==> flow/design.v <==
`timescale 1ns/1ps
package nn_pkg;
 localparam int K_SIZE = 3;
 localparam int PROD_W = 17;
 localparam int ACC_CONV_W = PROD_W + $clog2(K_SIZE*K_SIZE);
 localparam int RES_W = ACC_CONV_W + 1;
 localparam int W_W = 8;
 localparam int ACC_FC_W = 40;
 localparam int SHIFT_NORM = 6;
endpackage
`timescale 1ns/1ps
module window_gen_3x3_flat #(
 parameter int IMG_W = 8,
 parameter int IMG_H = 8
)(
 input logic clk,
 input logic rst,
 input logic in_valid,
 input logic signed [8:0] in_pixel,
 output logic win_valid,
 output logic [80:0] win_flat,  
 output logic [$clog2(IMG_W)-1:0] out_x,
 output logic [$clog2(IMG_H)-1:0] out_y
);
 logic signed [8:0] line1 [0:IMG_W-1];
 logic signed [8:0] line2 [0:IMG_W-1];
 logic signed [8:0] s0[0:2], s1[0:2], s2[0:2];
 int unsigned x, y;
 integer k;
 task automatic put9(input int idx, input logic signed [8:0] val);
 begin
 win_flat[idx*9 +: 9] <= val;
 end
 endtask
 always_ff @(posedge clk) begin
 if (rst) begin
 x <= 0; y <= 0;
 win_valid <= 0;
 out_x <= '0; out_y <= '0;
 win_flat <= '0;
 for (k = 0; k < IMG_W; k = k + 1) begin
 line1[k] <= '0;
 line2[k] <= '0;
 end
 for (k = 0; k < 3; k = k + 1) begin
 s0[k] <= '0; s1[k] <= '0; s2[k] <= '0;
 end
 end else begin
 win_valid <= 0;
 if (in_valid) begin
 s0[0] <= s0[1]; s0[1] <= s0[2]; s0[2] <= line2[x];
 s1[0] <= s1[1]; s1[1] <= s1[2]; s1[2] <= line1[x];
 s2[0] <= s2[1]; s2[1] <= s2[2]; s2[2] <= in_pixel;
 line2[x] <= line1[x];
 line1[x] <= in_pixel;
 if (y >= 2 && x >= 2) begin
 put9(0, s0[1]); put9(1, s0[2]); put9(2, line2[x]);
 put9(3, s1[1]); put9(4, s1[2]); put9(5, line1[x]);
 put9(6, s2[1]); put9(7, s2[2]); put9(8, in_pixel);
 win_valid <= 1;
 out_x <= x - 2;
 out_y <= y - 2;
 end
 if (x == IMG_W-1) begin
 x <= 0;
 if (y != IMG_H-1) y <= y + 1;
 else y <= 0;
 end else begin
 x <= x + 1;
 end
 end
 end
 end
endmodule
`timescale 1ns/1ps
import nn_pkg::*;
module nn_block_flat #(
 parameter int SHIFT_NORM = nn_pkg::SHIFT_NORM
)(
 input logic clk,
 input logic rst,
 input logic [80:0] win_flat,
 input logic signed [7:0] k00, k01, k02,
 input logic signed [7:0] k10, k11, k12,
 input logic signed [7:0] k20, k21, k22,
 input logic signed [7:0] bias,
 input logic signed [7:0] scale,
 input logic signed [7:0] offset,
 input logic signed [W_W-1:0] w0,
 input logic signed [W_W-1:0] w1,
 input logic signed [W_W-1:0] w2,
 output logic signed [RES_W-1:0] conv_result,
 output logic signed [RES_W-1:0] norm_result,
 output logic signed [ACC_FC_W-1:0] acc0,
 output logic signed [ACC_FC_W-1:0] acc1,
 output logic signed [ACC_FC_W-1:0] acc2
);
 function automatic logic signed [8:0] pix(input int idx);
 begin
 pix = $signed(win_flat[idx*9 +: 9]);
 end
 endfunction
 integer signed sum_temp;
 integer signed sum_next;
 always_comb begin
 sum_temp =
 pix(0)*k00 + pix(1)*k01 + pix(2)*k02 +
 pix(3)*k10 + pix(4)*k11 + pix(5)*k12 +
 pix(6)*k20 + pix(7)*k21 + pix(8)*k22;
 sum_next = (sum_temp <<< 1) + $signed(bias);
 end
 logic signed [RES_W-1:0] conv_reg;
 always_ff @(posedge clk) begin
 if (rst) conv_reg <= '0;
 else conv_reg <= sum_next[RES_W-1:0];
 end
 always_ff @(posedge clk) begin
 if (rst) conv_result <= '0;
 else conv_result <= conv_reg;
 end
 localparam int PROD_W = RES_W + 8;
 logic signed [PROD_W-1:0] prod;
 integer signed prod_shifted;
 integer signed sum_off;
 integer signed norm_next;
 always_comb begin
 prod = $signed(conv_reg) * $signed(scale);
 if (SHIFT_NORM > 0) prod_shifted = $signed(prod) >>> SHIFT_NORM;
 else if (SHIFT_NORM < 0) prod_shifted = $signed(prod) <<< (-SHIFT_NORM);
 else prod_shifted = $signed(prod);
 sum_off = prod_shifted + $signed(offset);
 norm_next = (sum_off < 0) ? 0 : sum_off;
 end
 always_ff @(posedge clk) begin
 if (rst) norm_result <= '0;
 else norm_result <= norm_next[RES_W-1:0];
 end
 always_comb begin
 acc0 = $signed(norm_result) * $signed(w0);
 acc1 = $signed(norm_result) * $signed(w1);
 acc2 = $signed(norm_result) * $signed(w2);
 end
endmodule
`timescale 1ns/1ps
import nn_pkg::*;
module nn_image_top #(
 parameter int IMG_W = 8,
 parameter int IMG_H = 8
)(
 input logic clk,
 input logic rst,
 input logic in_valid,
 input logic signed [8:0] in_pixel,
 input logic signed [7:0] k00, k01, k02,
 input logic signed [7:0] k10, k11, k12,
 input logic signed [7:0] k20, k21, k22,
 input logic signed [7:0] bias,
 input logic signed [7:0] scale,
 input logic signed [7:0] offset,
 input logic signed [W_W-1:0] w0,
 input logic signed [W_W-1:0] w1,
 input logic signed [W_W-1:0] w2,
 output logic out_valid,
 output logic signed [RES_W-1:0] conv_result,
 output logic signed [RES_W-1:0] norm_result,
 output logic signed [ACC_FC_W-1:0] acc0,
 output logic signed [ACC_FC_W-1:0] acc1,
 output logic signed [ACC_FC_W-1:0] acc2,
 output logic [$clog2(IMG_W)-1:0] out_x,
 output logic [$clog2(IMG_H)-1:0] out_y
);
 logic win_valid;
 logic [80:0] win_flat;  
 logic [$clog2(IMG_W)-1:0] win_x;
 logic [$clog2(IMG_H)-1:0] win_y;
 window_gen_3x3_flat #(
 .IMG_W(IMG_W),
 .IMG_H(IMG_H)
 ) u_win (
 .clk (clk),
 .rst (rst),
 .in_valid (in_valid),
 .in_pixel (in_pixel),
 .win_valid(win_valid),
 .win_flat (win_flat),
 .out_x (win_x),
 .out_y (win_y)
 );
 nn_block_flat #(
 .SHIFT_NORM(SHIFT_NORM)
 ) u_core (
 .clk (clk),
 .rst (rst),
 .win_flat (win_flat),
 .k00(k00), .k01(k01), .k02(k02),
 .k10(k10), .k11(k11), .k12(k12),
 .k20(k20), .k21(k21), .k22(k22),
 .bias (bias),
 .scale (scale),
 .offset (offset),
 .w0(w0),
 .w1(w1),
 .w2(w2),
 .conv_result(conv_result),
 .norm_result(norm_result),
 .acc0(acc0),
 .acc1(acc1),
 .acc2(acc2)
 );
 logic [1:0] vpipe;
 logic [$clog2(IMG_W)-1:0] x_pipe0, x_pipe1;
 logic [$clog2(IMG_H)-1:0] y_pipe0, y_pipe1;
 always_ff @(posedge clk) begin
 if (rst) begin
 vpipe <= 2'b00;
 x_pipe0 <= '0; x_pipe1 <= '0;
 y_pipe0 <= '0; y_pipe1 <= '0;
 end else begin
 vpipe <= {vpipe[0], win_valid};
 if (win_valid) begin
 x_pipe0 <= win_x;
 y_pipe0 <= win_y;
 end
 x_pipe1 <= x_pipe0;
 y_pipe1 <= y_pipe0;
 end
 end
 assign out_valid = vpipe[1];
 assign out_x = x_pipe1;
 assign out_y = y_pipe1;
endmodule
From RTL to reports: nn_image_top. What the tools print for nn_image_top, step after step. Line numbers count from 1 in the design file above. Cell names lack the library's common part. Not given: -

Top module: nn_image_top. Clock: clk. Standard-cell library: sky130hd. Timing corner: tt_025C_1v80.

Elaborated design. Yosys after proc, flatten, opt, wreduce and memory -nomap, before mapping. Print and check cells are not counted. Yosys's memory passes give these memory sizes; they may raise the number of words (mostly to a power of two), join words into wider ones and drop unused or constant bits.

The entry for add/sub/neg operators reads 14. Under multiply operators stands 13. Magnitude comparators: 3. Under equal/unequal tests stands 2. Multiplexer cells: 16. For bitwise operators the number is 1. Under reductions and logical operators stands 5.

Operators by type and width (count): 9-bit by 8-bit multiplier with 17-bit output (9); 22-bit by 8-bit multiplier with 30-bit output (4); 21-bit adder (8); 32-bit by 1-bit adder with 32-bit output with constant B (2); 32-bit by 2-bit greater-or-equal comparator with 1-bit output with constant B (2); 32-bit two-way mux (2); 9-bit two-way mux (4); 32-bit by 1-bit less-than comparator with 1-bit output with constant B (1); 32-bit by 3-bit equality test with 1-bit output with constant B (1); 32-bit by 3-bit != test with 1-bit output with constant B (1); 24-bit by 8-bit adder with 25-bit output (1); 22-bit by 8-bit adder with 22-bit output (1); 3-bit two-way mux (6); 3-bit by 2-bit subtractor with 3-bit output with constant B (2); 2-bit AND reduction (2); 2-bit OR reduction (2); 1-bit two-way mux (4); 1-bit logical AND (1); 1-bit NOT (1).

Under register bits after elaboration stands 286. For RAM bits the number is 144. Under memory cells stands 2. The figure for input port bits is 132. The figure for output and inout port bits is 171.

Memory list: u_win.line1 (depth 8, bits a word 9, RTL line 25) `logic signed [8:0] line1 [0:IMG_W-1];`; u_win.line2 (depth 8, bits a word 9, RTL line 26) `logic signed [8:0] line2 [0:IMG_W-1];`.

Logic depth. Longest topological path by Yosys (ltp), each cell counted once; first at word level (registers and memories cut), then after technology mapping (sequential cells cut; the memories' decode and read muxes count).

Under depth after elaboration stands 10. Under ABC_AREA stands 0. The figure for gate-level depth with buffers is 40. Under mapped depth without buffers stands 40.

Netlist. The flow's flattened synthesis, as Yosys stat reports it; memories are mapped. The netlist is that of the ABC_AREA named above (0 if unset); the other value can give another one.

Mapped cells: 7516. The entry for mapped area reads 69781.9 um^2. The entry for area of sequential cells reads 10109.7 um^2. For flip-flops the number is 433.

Cells by type (count): fa_1 (1227); ha_1 (579); inv_1 (1565); dfxtp_1 (289); and2_1 (803); edfxtp_1 (144); nand2_1 (601); xnor2_1 (246); nor2_1 (437); xor2_1 (127); a21oi_1 (218); nand2b_1 (143); clkbuf_1 (219); mux4_2 (36); and3_1 (100); mux2i_1 (61); a21o_1 (67); nor2b_1 (70).

Not listed: further types 48, cells in them 584. The figures by module come from a second, unflattened synthesis with its own total; it is not the netlist above.

The entry for cells (unflattened synthesis) reads 7351. The entry for area total of the unflattened synthesis reads 70710.3 um^2.

Each row is one instance without its submodules.

By module: nn_block_flat #(SHIFT_NORM=6) (instances 1, cells 5946, area 55147.9 um^2, sequential area 1321.3 um^2); window_gen_3x3_flat (instances 1, cells 1369, area 15128.3 um^2, sequential area 8508.2 um^2); nn_image_top (instances 1, cells 36, area 434.2 um^2, sequential area 280.3 um^2).

Path before layout. OpenSTA on the mapped netlist: ideal clock, no wires. The path of least setup slack (recovery checks aside). Input and output delay are each 20% of the period. Register names are those of the netlist, which keeps one name where synthesis merged equal registers.

Path type: input to register. Start point: input port k22[5]. End point: register u_core.conv_reg[21]. Under clock period stands 12.0 ns. The figure for input delay is 2.400 ns. The entry for library setup time reads 0.128 ns. The figure for arrival is 10.513 ns. Under required time stands 11.872 ns. Under path slack stands 1.359 ns. The figure for delay of the path is 8.241 ns. The entry for driving pins on the path reads 36. Synthesis period reached: 10.641 ns.

"delay of the path" is the arrival time less input delay plus setup time. "driving pins on the path" counts driving pins, that of a launching flip-flop among them; a cell with two outputs on the path counts twice. "synthesis period reached" = period - worst setup slack (recovery checks aside). The figure is calculated, with input and output delays left at 20% of the set period. Between the ends stands the longest chain of elaborated cells between them, by number of cells; it is not shown to be the way that was timed. Of several equally long chains one is given. Each line given opens the expression or statement behind the cell; cells for indexed reads and writes are added by Yosys, which also makes memories of some case tables.

Cell sequence: clkbuf_1 > nand2_1 > fa_1 > fa_1 > inv_1 > fa_1 > inv_1 > fa_1 > inv_1 > ha_1 > o21ai_0 > a21boi_0 > o21ai_0 > a21boi_0 > nor2_1 > fa_1 > fa_1 > fa_1 > inv_1 > fa_1 > inv_1 > ha_1 > a21o_1 > a21oi_1 > o21ai_0 > a21oi_1 > xnor2_1 > ha_1 > and4_1 > a211oi_1 > o31ai_1 > a31oi_1 > o21ai_1 > o31ai_1 > xnor2_1 > nor2_1. Under length of the longest elaborated chain stands 3. Under elaborated cells between the ends (all ways) stands 3. The figure for RTL lines with such cells is 3.

Ends and longest elaborated chain, after synthesis: start: declaration (RTL line 156) `input logic signed [7:0] k20, k21, k22,`; 9-bit by 8-bit multiplier with 17-bit output (RTL line 109) `pix(6)*k20 + pix(7)*k21 + pix(8)*k22;`; 21-bit adder (RTL line 107) `pix(0)*k00 + pix(1)*k01 + pix(2)*k02 +`; 22-bit by 8-bit adder with 22-bit output (RTL line 110) `sum_next = (sum_temp <<< 1) + $signed(bias);`; end: assignment (RTL line 114) `if (rst) conv_reg <= '0;`; end: assignment (RTL line 115) `else conv_reg <= sum_next[RES_W-1:0];`; end: declaration (RTL line 112) `logic signed [RES_W-1:0] conv_reg;`.

Worst path after layout. From the final timing report of stored run 1: the path of least setup slack in the routed layout; clock arrival at registers is part of the times.

Path type: input to output. Start point: input port w0[7]. End point: output port acc0[28]. Under clock period stands 12.0 ns. The figure for input delay is 2.40 ns. The figure for output delay is 2.40 ns. The figure for arrival is 9.35 ns. Under required time stands 9.60 ns. Under path slack stands 0.25 ns. The entry for driving pins on the path reads 19.

Between the ends stands the longest chain of elaborated cells between them, by number of cells; it is not shown to be the way that was timed. Of several equally long chains one is given.

Cell sequence: clkdlybuf4s50_1 > inv_1 > fa_1 > fa_1 > inv_1 > fa_1 > inv_1 > fa_1 > inv_1 > ha_1 > o21ai_0 > a21boi_0 > o211a_1 > o221ai_1 > a211oi_1 > o21ai_0 > nand2_1 > xor2_1 > clkdlybuf4s50_1. Under length of the longest elaborated chain stands 1. Under elaborated cells between the ends (all ways) stands 1. The figure for RTL lines with such cells is 1.

Ends and longest elaborated chain, after layout: start: declaration (RTL line 160) `input logic signed [W_W-1:0] w0,`; 22-bit by 8-bit multiplier with 30-bit output (RTL line 139) `acc0 = $signed(norm_result) * $signed(w0);`; end: declaration (RTL line 166) `output logic signed [ACC_FC_W-1:0] acc0,`.

## Implementation results

3 stored runs of nn_image_top in the flow (synthesis by Yosys, layout by OpenROAD, sky130hd cells), in arbitrary order. Constraints: input delay and output delay 20% of the set period each, output load 0.01 pF. "period achieved" = clock period - worst setup slack. The figure is calculated, with input and output delays left at 20% of the set period.

Stored run 1 has these settings: CTS_CLUSTER_SIZE 40; GPL_TIMING_DRIVEN 0; HOLD_SLACK_MARGIN -0.07; period_ns 12.0; CAP_MARGIN 20; CORE_MARGIN 2; CORE_UTILIZATION 40; SLEW_MARGIN 20. The utilization comes to 44.5%. The Yosys chip area after synthesis reads 69,781.9 um^2. The full die area comes to 177,810.0 um^2. The period achieved stands at 11.747 ns. The worst hold slack in the final report comes to 0.463 ns. The standard-cell area after layout comes to 77,225.3 um^2. The setup slack of the critical path stands at 0.253 ns.

Stored run 2 has these settings: CORE_UTILIZATION 40; period_ns 12.0; CAP_MARGIN 20; CORE_MARGIN 2; SLEW_MARGIN 20. The utilization comes to 44.2%. The Yosys chip area after synthesis reads 69,781.9 um^2. The full die area comes to 177,810.0 um^2. The period achieved stands at 11.400 ns. The worst hold slack in the final report comes to 0.439 ns. The standard-cell area after layout comes to 76,822.4 um^2. The setup slack of the critical path stands at 0.600 ns.

Stored run 3 has these settings: ABC_AREA 1; CORE_MARGIN 4; CORE_UTILIZATION 40; GPL_ROUTABILITY_DRIVEN 1; GPL_TIMING_DRIVEN 1; SLEW_MARGIN 35; period_ns 8.11; CAP_MARGIN 20. The utilization comes to 50.0%. The Yosys chip area after synthesis reads 75,793.9 um^2. The full die area comes to 196,515.0 um^2. The period achieved stands at 9.096 ns. The worst hold slack in the final report comes to 0.418 ns. The standard-cell area after layout comes to 94,089.0 um^2. The setup slack of the critical path stands at -0.986 ns.
